==> flow/design.v <==
module alu(alu_out, multiply_top_in, divide_top_in, multiplicand_or_divider_in, sel);  
    input [64:0] multiply_top_in;  
    input [64:0] divide_top_in;  
    input [64:0] multiplicand_or_divider_in;  
    input sel;  
    output [64:0] alu_out;  
    wire [64:0] sum;  
    wire [64:0] diff;  
    assign sum = multiplicand_or_divider_in + multiply_top_in;
    assign diff = divide_top_in - multiplicand_or_divider_in;
    assign alu_out = sel ? sum : diff;
endmodule
module control(clk, reset, start, m_d, data_in, alu_sel, ready, wr, initial_wr, sh_right, sh_left);  
    input clk, reset, start, m_d;  
    input [1:0] data_in;  
    output ready, wr, initial_wr, sh_right, sh_left, alu_sel;  
    wire ready_check;
    wire wr_check;
    wire initial_wr_check;
    wire sh_right_check;
    wire sh_left_check;
    wire mul_wr;
    wire div_wr;
    reg [1:0] state;
    reg [9:0] counter;
    always @(posedge clk) begin
        if (reset) begin  
            state <= 2'd0;
            counter <= 10'd0;
        end
        else begin  
            case (state)  
                2'b00: begin  
                    if (start == 1) state <= 2'b01;  
                end
                2'b01: begin  
                    counter <= 0;  
                    state <= 2'b10;  
                end
                2'b10: begin  
                    if (counter == 63) state <= 2'b00;  
                    counter <= counter + 1;  
                end
            endcase
        end
    end
    assign alu_sel = m_d;  
    assign mul_wr = data_in[0] && m_d;  
    assign div_wr = !(data_in[1] || m_d);  
    assign wr_check = (state == 2'b10) && (mul_wr || div_wr);  
    assign wr = wr_check ? 1 : 0;  
    assign initial_wr_check = (state == 2'b01);  
    assign initial_wr = initial_wr_check ? 1 : 0;  
    assign sh_right_check = (state == 2'b10) && m_d;  
    assign sh_right = sh_right_check ? 1 : 0;  
    assign sh_left_check = (state == 2'b10) && (!m_d);  
    assign sh_left = sh_left_check ? 1 : 0;  
    assign ready_check = (state == 2'b00);  
    assign ready = ready_check ? 1 : 0;  
endmodule
module multiplicand_n_divider_register(clk, reset, data_in, data_out);
    input [63:0] data_in;  
    input clk, reset;  
    output [63:0] data_out;  
    reg [63:0] mul_div_reg;  
    always @(posedge clk) begin
        if (reset)  
            mul_div_reg <= 64'd0;  
        else 
            mul_div_reg <= data_in;  
    end
    assign data_out = mul_div_reg;
endmodule
module result_register(clk, reset, data_in, wr, initial_data_in, initial_wr, sh_right, sh_left, result);
    input [64:0] data_in;  
    input [63:0] initial_data_in;  
    input clk, reset, wr, initial_wr, sh_right, sh_left;  
    output [128:0] result;  
    reg [128:0] result_reg;  
    always @(posedge clk) begin
        if (reset)  
            result_reg <= 129'd0;  
        else begin
            if (initial_wr == 1)  
                result_reg <= {65'd0, initial_data_in};  
            else begin
                if (wr && sh_right)  
                    result_reg <= {1'd0, data_in, result_reg[63:1]}; 
                else if (wr && sh_left)  
                    result_reg <= {data_in, result_reg[62:0], 1'b1};
                else if (sh_right)  
                    result_reg <= {1'd0, result_reg[128:1]};
                else if (sh_left)  
                    result_reg <= {result_reg[127:0], 1'b0};
            end
        end
    end
    assign result = result_reg;
endmodule
module multiply_n_divide_top(clk, reset, a_in, b_in, m_d, start, result, ready);
    input [63:0] a_in, b_in;  
    input clk, reset, start, m_d;  
    output ready;  
    output [128:0] result;  
    wire [63:0] mul_div_reg_out;  
    wire [64:0] alu_out;  
    wire [128:0] res_reg_out;  
    wire control_wr;  
    wire control_initial_wr;  
    wire control_sh_right;  
    wire control_alu_sel;  
    wire control_sh_left;  
    multiplicand_n_divider_register mndr1(
        .clk(clk),
        .reset(reset),
        .data_in(b_in),
        .data_out(mul_div_reg_out)
    );
    alu alu1(
        .multiply_top_in(res_reg_out[128:64]),
        .divide_top_in(res_reg_out[127:63]),
        .multiplicand_or_divider_in({1'b0,mul_div_reg_out}),
        .sel(control_alu_sel),
        .alu_out(alu_out)
    );
    result_register resr1(
        .clk(clk),
        .reset(reset),
        .data_in(alu_out),
        .wr(control_wr),
        .initial_data_in(a_in),
        .initial_wr(control_initial_wr),
        .sh_right(control_sh_right),
        .sh_left(control_sh_left),
        .result(res_reg_out)
    );
    control cu1(
        .clk(clk),
        .reset(reset),
        .start(start),
        .m_d(m_d),
        .data_in({alu_out[64], res_reg_out[0]}),
        .alu_sel(control_alu_sel),
        .ready(ready),
        .wr(control_wr),
        .initial_wr(control_initial_wr),
        .sh_right(control_sh_right),
        .sh_left(control_sh_left)
    );
    assign result = res_reg_out;
endmodule
## Reports on multiply_n_divide_top

Tool output for the design above, in the order of the flow.
Line numbers count from 1 in the design file above.
Operators carry their Yosys type and port widths (W data, S select, Z words).
Cell names lack the library's common part.
A cell with n/a has no value.

| inputs | value |
|---|---|
| top module | multiply_n_divide_top |
| clock input | clk |
| cell library | sky130hd |
| timing corner | tt_025C_1v80 |

## Word level

Counts by Yosys on the flattened word-level netlist (proc, flatten, opt, wreduce; memories kept). Register bits leave out memories and registers merged into their read ports (data or address). Print and check cells are left out. Cells with the same type and inputs are merged into one.

| operators by class | value |
|---|---|
| equality and inequality tests | 5 |
| add/sub/neg operators | 3 |
| reductions and logical operators | 19 |
| mux-type cells | 15 |

Operator list:

| kind | number |
|---|---|
| $mux W129 | 3 |
| $mux W128 | 1 |
| $add A64 B65 Y65 | 1 |
| $sub A65 B64 Y65 | 1 |
| $mux W65 | 1 |
| $mux W64 | 1 |
| $pmux W10 S2 | 1 |
| $add A10 B1 Y10 const B | 1 |
| $eq A10 B6 Y1 const B | 1 |
| $logic_and A1 B1 Y1 | 6 |
| $reduce_bool A3 Y1 | 2 |
| $pmux W2 S3 | 1 |
| $reduce_bool A5 Y1 | 1 |
| $mux W1 | 5 |
| $reduce_bool A4 Y1 | 1 |
| $mux W2 | 2 |
| $reduce_and A3 Y1 | 1 |
| $reduce_or A3 Y1 | 1 |
| $logic_or A1 B1 Y1 | 2 |
| $logic_not A1 Y1 | 2 |
| $eq A2 B1 Y1 const B | 1 |
| $ne A2 B1 Y1 const B | 1 |
| $eq A2 B2 Y1 const B | 1 |
| $ne A2 B2 Y1 const B | 1 |
| $logic_not A2 Y1 | 1 |
| $reduce_bool A2 Y1 | 1 |
| $reduce_or A2 Y1 | 1 |

| storage and ports | value |
|---|---|
| elaborated cells | 48 |
| flip-flop bits (word level) | 205 |
| input bits | 132 |
| output and inout port bits | 130 |

## Logic depth

Longest topological path by Yosys (ltp), each cell counted once; first at word level (registers and memories cut), then after technology mapping (sequential cells cut; the memories' decode and read muxes count).

| depth | value |
|---|---|
| depth in word-level cells | 11 |
| ABC_AREA | 1 |
| depth in mapped cells | 23 |
| mapped depth without buffers | 21 |

## Synthesis result

Source: synth_stat.txt of the flow (Yosys; design flattened, memories mapped). It holds for the ABC_AREA given above (unset counts as 0); a run with the other value may have another netlist.

Cells by type:

| cell | number | total area (µm²) |
|---|---|---|
| nand2_1 | 1453 | 5.45E+03 |
| dfxtp_1 | 206 | 4.12E+03 |
| inv_1 | 768 | 2.88E+03 |
| ha_1 | 129 | 1.61E+03 |
| nor2_1 | 390 | 1.46E+03 |
| a21oi_1 | 273 | 1366.31 |
| o21ai_0 | 246 | 1.23E+03 |
| nand3_1 | 231 | 1.16E+03 |
| a31oi_1 | 61 | 381.616 |
| clkbuf_1 | 96 | 360.346 |
| nor3_1 | 38 | 190.182 |
| o21bai_1 | 25 | 187.68 |
| o211ai_1 | 23 | 172.666 |
| nand4_1 | 23 | 143.888 |
| nand3b_1 | 18 | 135.13 |
| xor2_1 | 11 | 96.342 |
| o221ai_1 | 8 | 70.067 |
| o21ai_1 | 12 | 60.058 |

Other cell types: 26; their cells: 79.

| mapped netlist | value |
|---|---|
| mapped area | 21648.3 µm² |
| cell count | 4090 |
| mapped flip-flops | 206 |
| buffer cells | 115 |
| sequential part of the area | 4124.0 µm² |

## Worst setup path after synthesis

Source: OpenSTA report_checks on the synthesized netlist (no wires, ideal clock, input and output delay 20% of the period each), path of least setup slack; recovery checks are left aside. Register names are those of the netlist, which keeps one name where synthesis merged equal registers.

| timing path post-synthesis | value |
|---|---|
| path type | register -> register |
| start point | register resr1.result_reg[63] |
| end point | register resr1.result_reg[108] |
| setup slack | 1887 ps |
| delay of the path | 2613 ps |
| period | 4500 ps |
| data required time | 4383 ps |
| stages | 24 |
| arrival | 2496 ps |
| setup time | 117 ps |
| launch time at the first pin | 0 ps |
| buffers on the path | 2 |
| synthesis period reached | 2613 ps |

"delay of the path" is the arrival time less input delay plus setup time.
"stages" counts driving pins, that of a launching flip-flop among them; a cell with two outputs on the path counts twice.
"synthesis period reached" is the clock period less the worst setup slack; recovery checks do not enter. This is arithmetic on one report: input and output delays are still those of the set period (20% each).
The rows between start and end are the longest chain of elaborated cells between them; the timing report does not say that the signal goes this way. Where chains are equally long, one stands for them.
Each line given opens the expression or statement behind the cell; cells for indexed reads and writes are added by Yosys, which also makes memories of some case tables.
A register here has more assigning lines than the two given.

| between the ends, post-synthesis | value |
|---|---|
| cell sequence | dfxtp_1 > inv_1 > ha_1 > fa_1 > inv_1 > nand2_1 > nand2_1 > nand3b_1 > nand2_1 > nand2_1 > nand2_2 > nand2_1 > nand2_1 > nand2_1 > nand2_1 > nand2_1 > nand3_2 > nand2_2 > buf_6 > buf_6 > nand2_1 > nand2_1 > nor2_1 > nor2_1 |
| length of the longest elaborated chain | 10 |
| elaborated cells between the ends (all ways) | 12 |
| RTL lines with such cells | 7 |
| classes of those cells | 1 x add/sub; 4 x mux; 7 x reduce/logical |

RTL lines, path post-synthesis:

| what | line | text |
|---|---|---|
| start, declared | 79 | `reg [128:0] result_reg;` |
| start, assigned | 85 | `result_reg <= {65'd0, initial_data_in};` |
| start, assigned | 88 | `result_reg <= {1'd0, data_in, result_reg[63:1]};` |
| $sub A65 B64 Y65 | 10 | `assign diff = divide_top_in - multiplicand_or_divider_in;` |
| $mux W65 | 11 | `assign alu_out = sel ? sum : diff;` |
| $logic_or A1 B1 Y1 | 49 | `assign div_wr = !(data_in[1] \|\| m_d);` |
| $logic_not A1 Y1 | 49 |  |
| $logic_or A1 B1 Y1 | 50 | `assign wr_check = (state == 2'b10) && (mul_wr \|\| div_wr);` |
| $logic_and A1 B1 Y1 | 50 |  |
| $mux W1 | 51 | `assign wr = wr_check ? 1 : 0;` |
| $logic_and A1 B1 Y1 | 89 | `else if (wr && sh_left)` |
| $mux W129 | 89 |  |
| $mux W128 | 87 | `if (wr && sh_right)` |
| end, assigned | 85 |  |
| end, assigned | 88 |  |
| end, declared | 79 |  |

## Path in the finished layout

Path of least setup slack in the final report of job 2 (OpenROAD, finished layout, wires in). Where an end is a register, its clock arrival counts in the times.
The path's times are printed in steps of 10 ps; the period is the one set.

| timing path after layout | value |
|---|---|
| path type | register -> register |
| start point | register resr1.result_reg[64] |
| end point | register resr1.result_reg[103] |
| buffers on the path | 0 |
| arrival | 3860 ps |
| setup time | 110 ps |
| period | 4500 ps |
| setup slack | 1110 ps |
| launch time at the first pin | 580 ps |
| data required time | 4970 ps |
| stages | 19 |

The rows between start and end are the longest chain of elaborated cells between them; the timing report does not say that the signal goes this way. Where chains are equally long, one stands for them.
A register here has more assigning lines than the two given.

| between the ends, after layout | value |
|---|---|
| cell sequence | dfxtp_2 > ha_1 > fa_1 > nand3_1 > nand3_2 > nand2_1 > nand2_1 > nand2_1 > nand2_1 > nand2_1 > nand2_1 > inv_1 > o21bai_1 > nand2_1 > nand3_1 > nand3_1 > nand2_1 > nor2_1 > nor2_1 |
| length of the longest elaborated chain | 10 |
| elaborated cells between the ends (all ways) | 13 |
| RTL lines with such cells | 8 |
| classes of those cells | 2 x add/sub; 4 x mux; 7 x reduce/logical |

RTL lines, path after layout:

| what | line | text |
|---|---|---|
| start, declared | 79 | `reg [128:0] result_reg;` |
| start, assigned | 85 | `result_reg <= {65'd0, initial_data_in};` |
| start, assigned | 88 | `result_reg <= {1'd0, data_in, result_reg[63:1]};` |
| $sub A65 B64 Y65 | 10 | `assign diff = divide_top_in - multiplicand_or_divider_in;` |
| $mux W65 | 11 | `assign alu_out = sel ? sum : diff;` |
| $logic_or A1 B1 Y1 | 49 | `assign div_wr = !(data_in[1] \|\| m_d);` |
| $logic_not A1 Y1 | 49 |  |
| $logic_or A1 B1 Y1 | 50 | `assign wr_check = (state == 2'b10) && (mul_wr \|\| div_wr);` |
| $logic_and A1 B1 Y1 | 50 |  |
| $mux W1 | 51 | `assign wr = wr_check ? 1 : 0;` |
| $logic_and A1 B1 Y1 | 89 | `else if (wr && sh_left)` |
| $mux W129 | 89 |  |
| $mux W128 | 87 | `if (wr && sh_right)` |
| end, assigned | 85 |  |
| end, assigned | 88 |  |
| end, declared | 79 |  |

## Implementation results

Design multiply_n_divide_top on sky130hd. What follows are 6 stored runs of the flow, each under its own settings; their order means nothing. The constraints put input and output delay at 20% of the set period each and load the outputs with 0.01 pF.
By "achieved period" is meant the clock period of the run minus its worst setup slack. This is arithmetic on one report: input and output delays are still those of the set period (20% each).
"time used up by the worst setup path": the worst setup path's part of the clock period (all of it between registers, 20% less for each end at a port) less its slack. A launch clock that arrives late makes it longer, a capture clock that arrives late makes it shorter.
By "power consumption" is meant OpenSTA's value without simulated activity: inputs other than the clock are taken to toggle once in ten clock periods, and the tool carries that through the logic.
"time used up by the worst setup path" is given in steps of 10 ps.
A setting shown as - is not set for that run.
Among the results, - means that no value is shown for the run.

| stored run | CAP_MARGIN | CELL_PAD_IN_SITES_DETAIL_PLACEMENT | CORE_ASPECT_RATIO | CORE_UTILIZATION | CTS_CLUSTER_DIAMETER | HOLD_SLACK_MARGIN | PLACE_DENSITY_LB_ADDON | SETUP_SLACK_MARGIN | SLEW_MARGIN | TNS_END_PERCENT | period_ns | CORE_MARGIN | ABC_AREA | GPL_TIMING_DRIVEN | MAX_ROUTING_LAYER | CELL_PAD_IN_SITES_GLOBAL_PLACEMENT | synthesis area (µm²) | overall die area (µm²) | std-cell area (final layout) (µm²) | utilization of the finished layout (%) | setup slack of the critical path (ps) | post-route setup TNS (ps) | worst-case hold slack (ps) | power consumption (W) | achieved period (ps) | time used up by the worst setup path (ps) | kind of the worst setup path |
|---|---|---|---|---|---|---|---|---|---|---|---|---|---|---|---|---|---|---|---|---|---|---|---|---|---|---|---|
| job 1 | 0 | 0 | 1.34 | 72 | 291 | 0.2 | 0.16 | 0.95 | 30 | 85 | 3.54 | 2 | - | - | - | - | - | - | - | - | - | - | - | - | - | - | - |
| job 2 | 20 | 1 | - | 40 | - | 0.26 | - | 0.95 | 20 | 45 | 4.5 | 10 | 1 | 0 | met4 | - | 21648.3 | 63827.0 | 26016.2 | 48.4 | 1110 | 0 | 465 | 0.006821 | 3390 | 3390 | register -> register |
| job 3 | 35 | 2 | - | 40 | - | 0.26 | - | 0.95 | 20 | 45 | 4.5 | 10 | 1 | 0 | met4 | 1 | - | - | - | - | - | - | - | - | - | - | - |
| job 4 | 20 | 0 | 1.11 | 19 | - | - | 0.21 | - | 20 | 35 | 3.22 | 3 | 0 | - | - | 3 | 17485.5 | 95709.8 | 26842.0 | 29.6 | -426 | -21032 | 439 | 0.010351 | 3646 | 3650 | register -> register |
| job 5 | 20 | - | - | 40 | - | - | - | - | 20 | - | 4.5 | 2 | - | - | - | - | 17485.5 | 45403.1 | 21449.3 | 49.8 | 424 | 0 | 457 | 0.006506 | 4076 | 4080 | register -> register |
| job 6 | 35 | 2 | - | 40 | - | 0.26 | 0.2 | -0.0 | 20 | 80 | 4.5 | 10 | 1 | 0 | met5 | 1 | - | - | - | - | - | - | - | - | - | - | - |

Job 1: unfinished; error DPL-0038 in routing
Job 3: unfinished; error DPL-0033 in placement
Job 6: unfinished; error DPL-0033 in placement
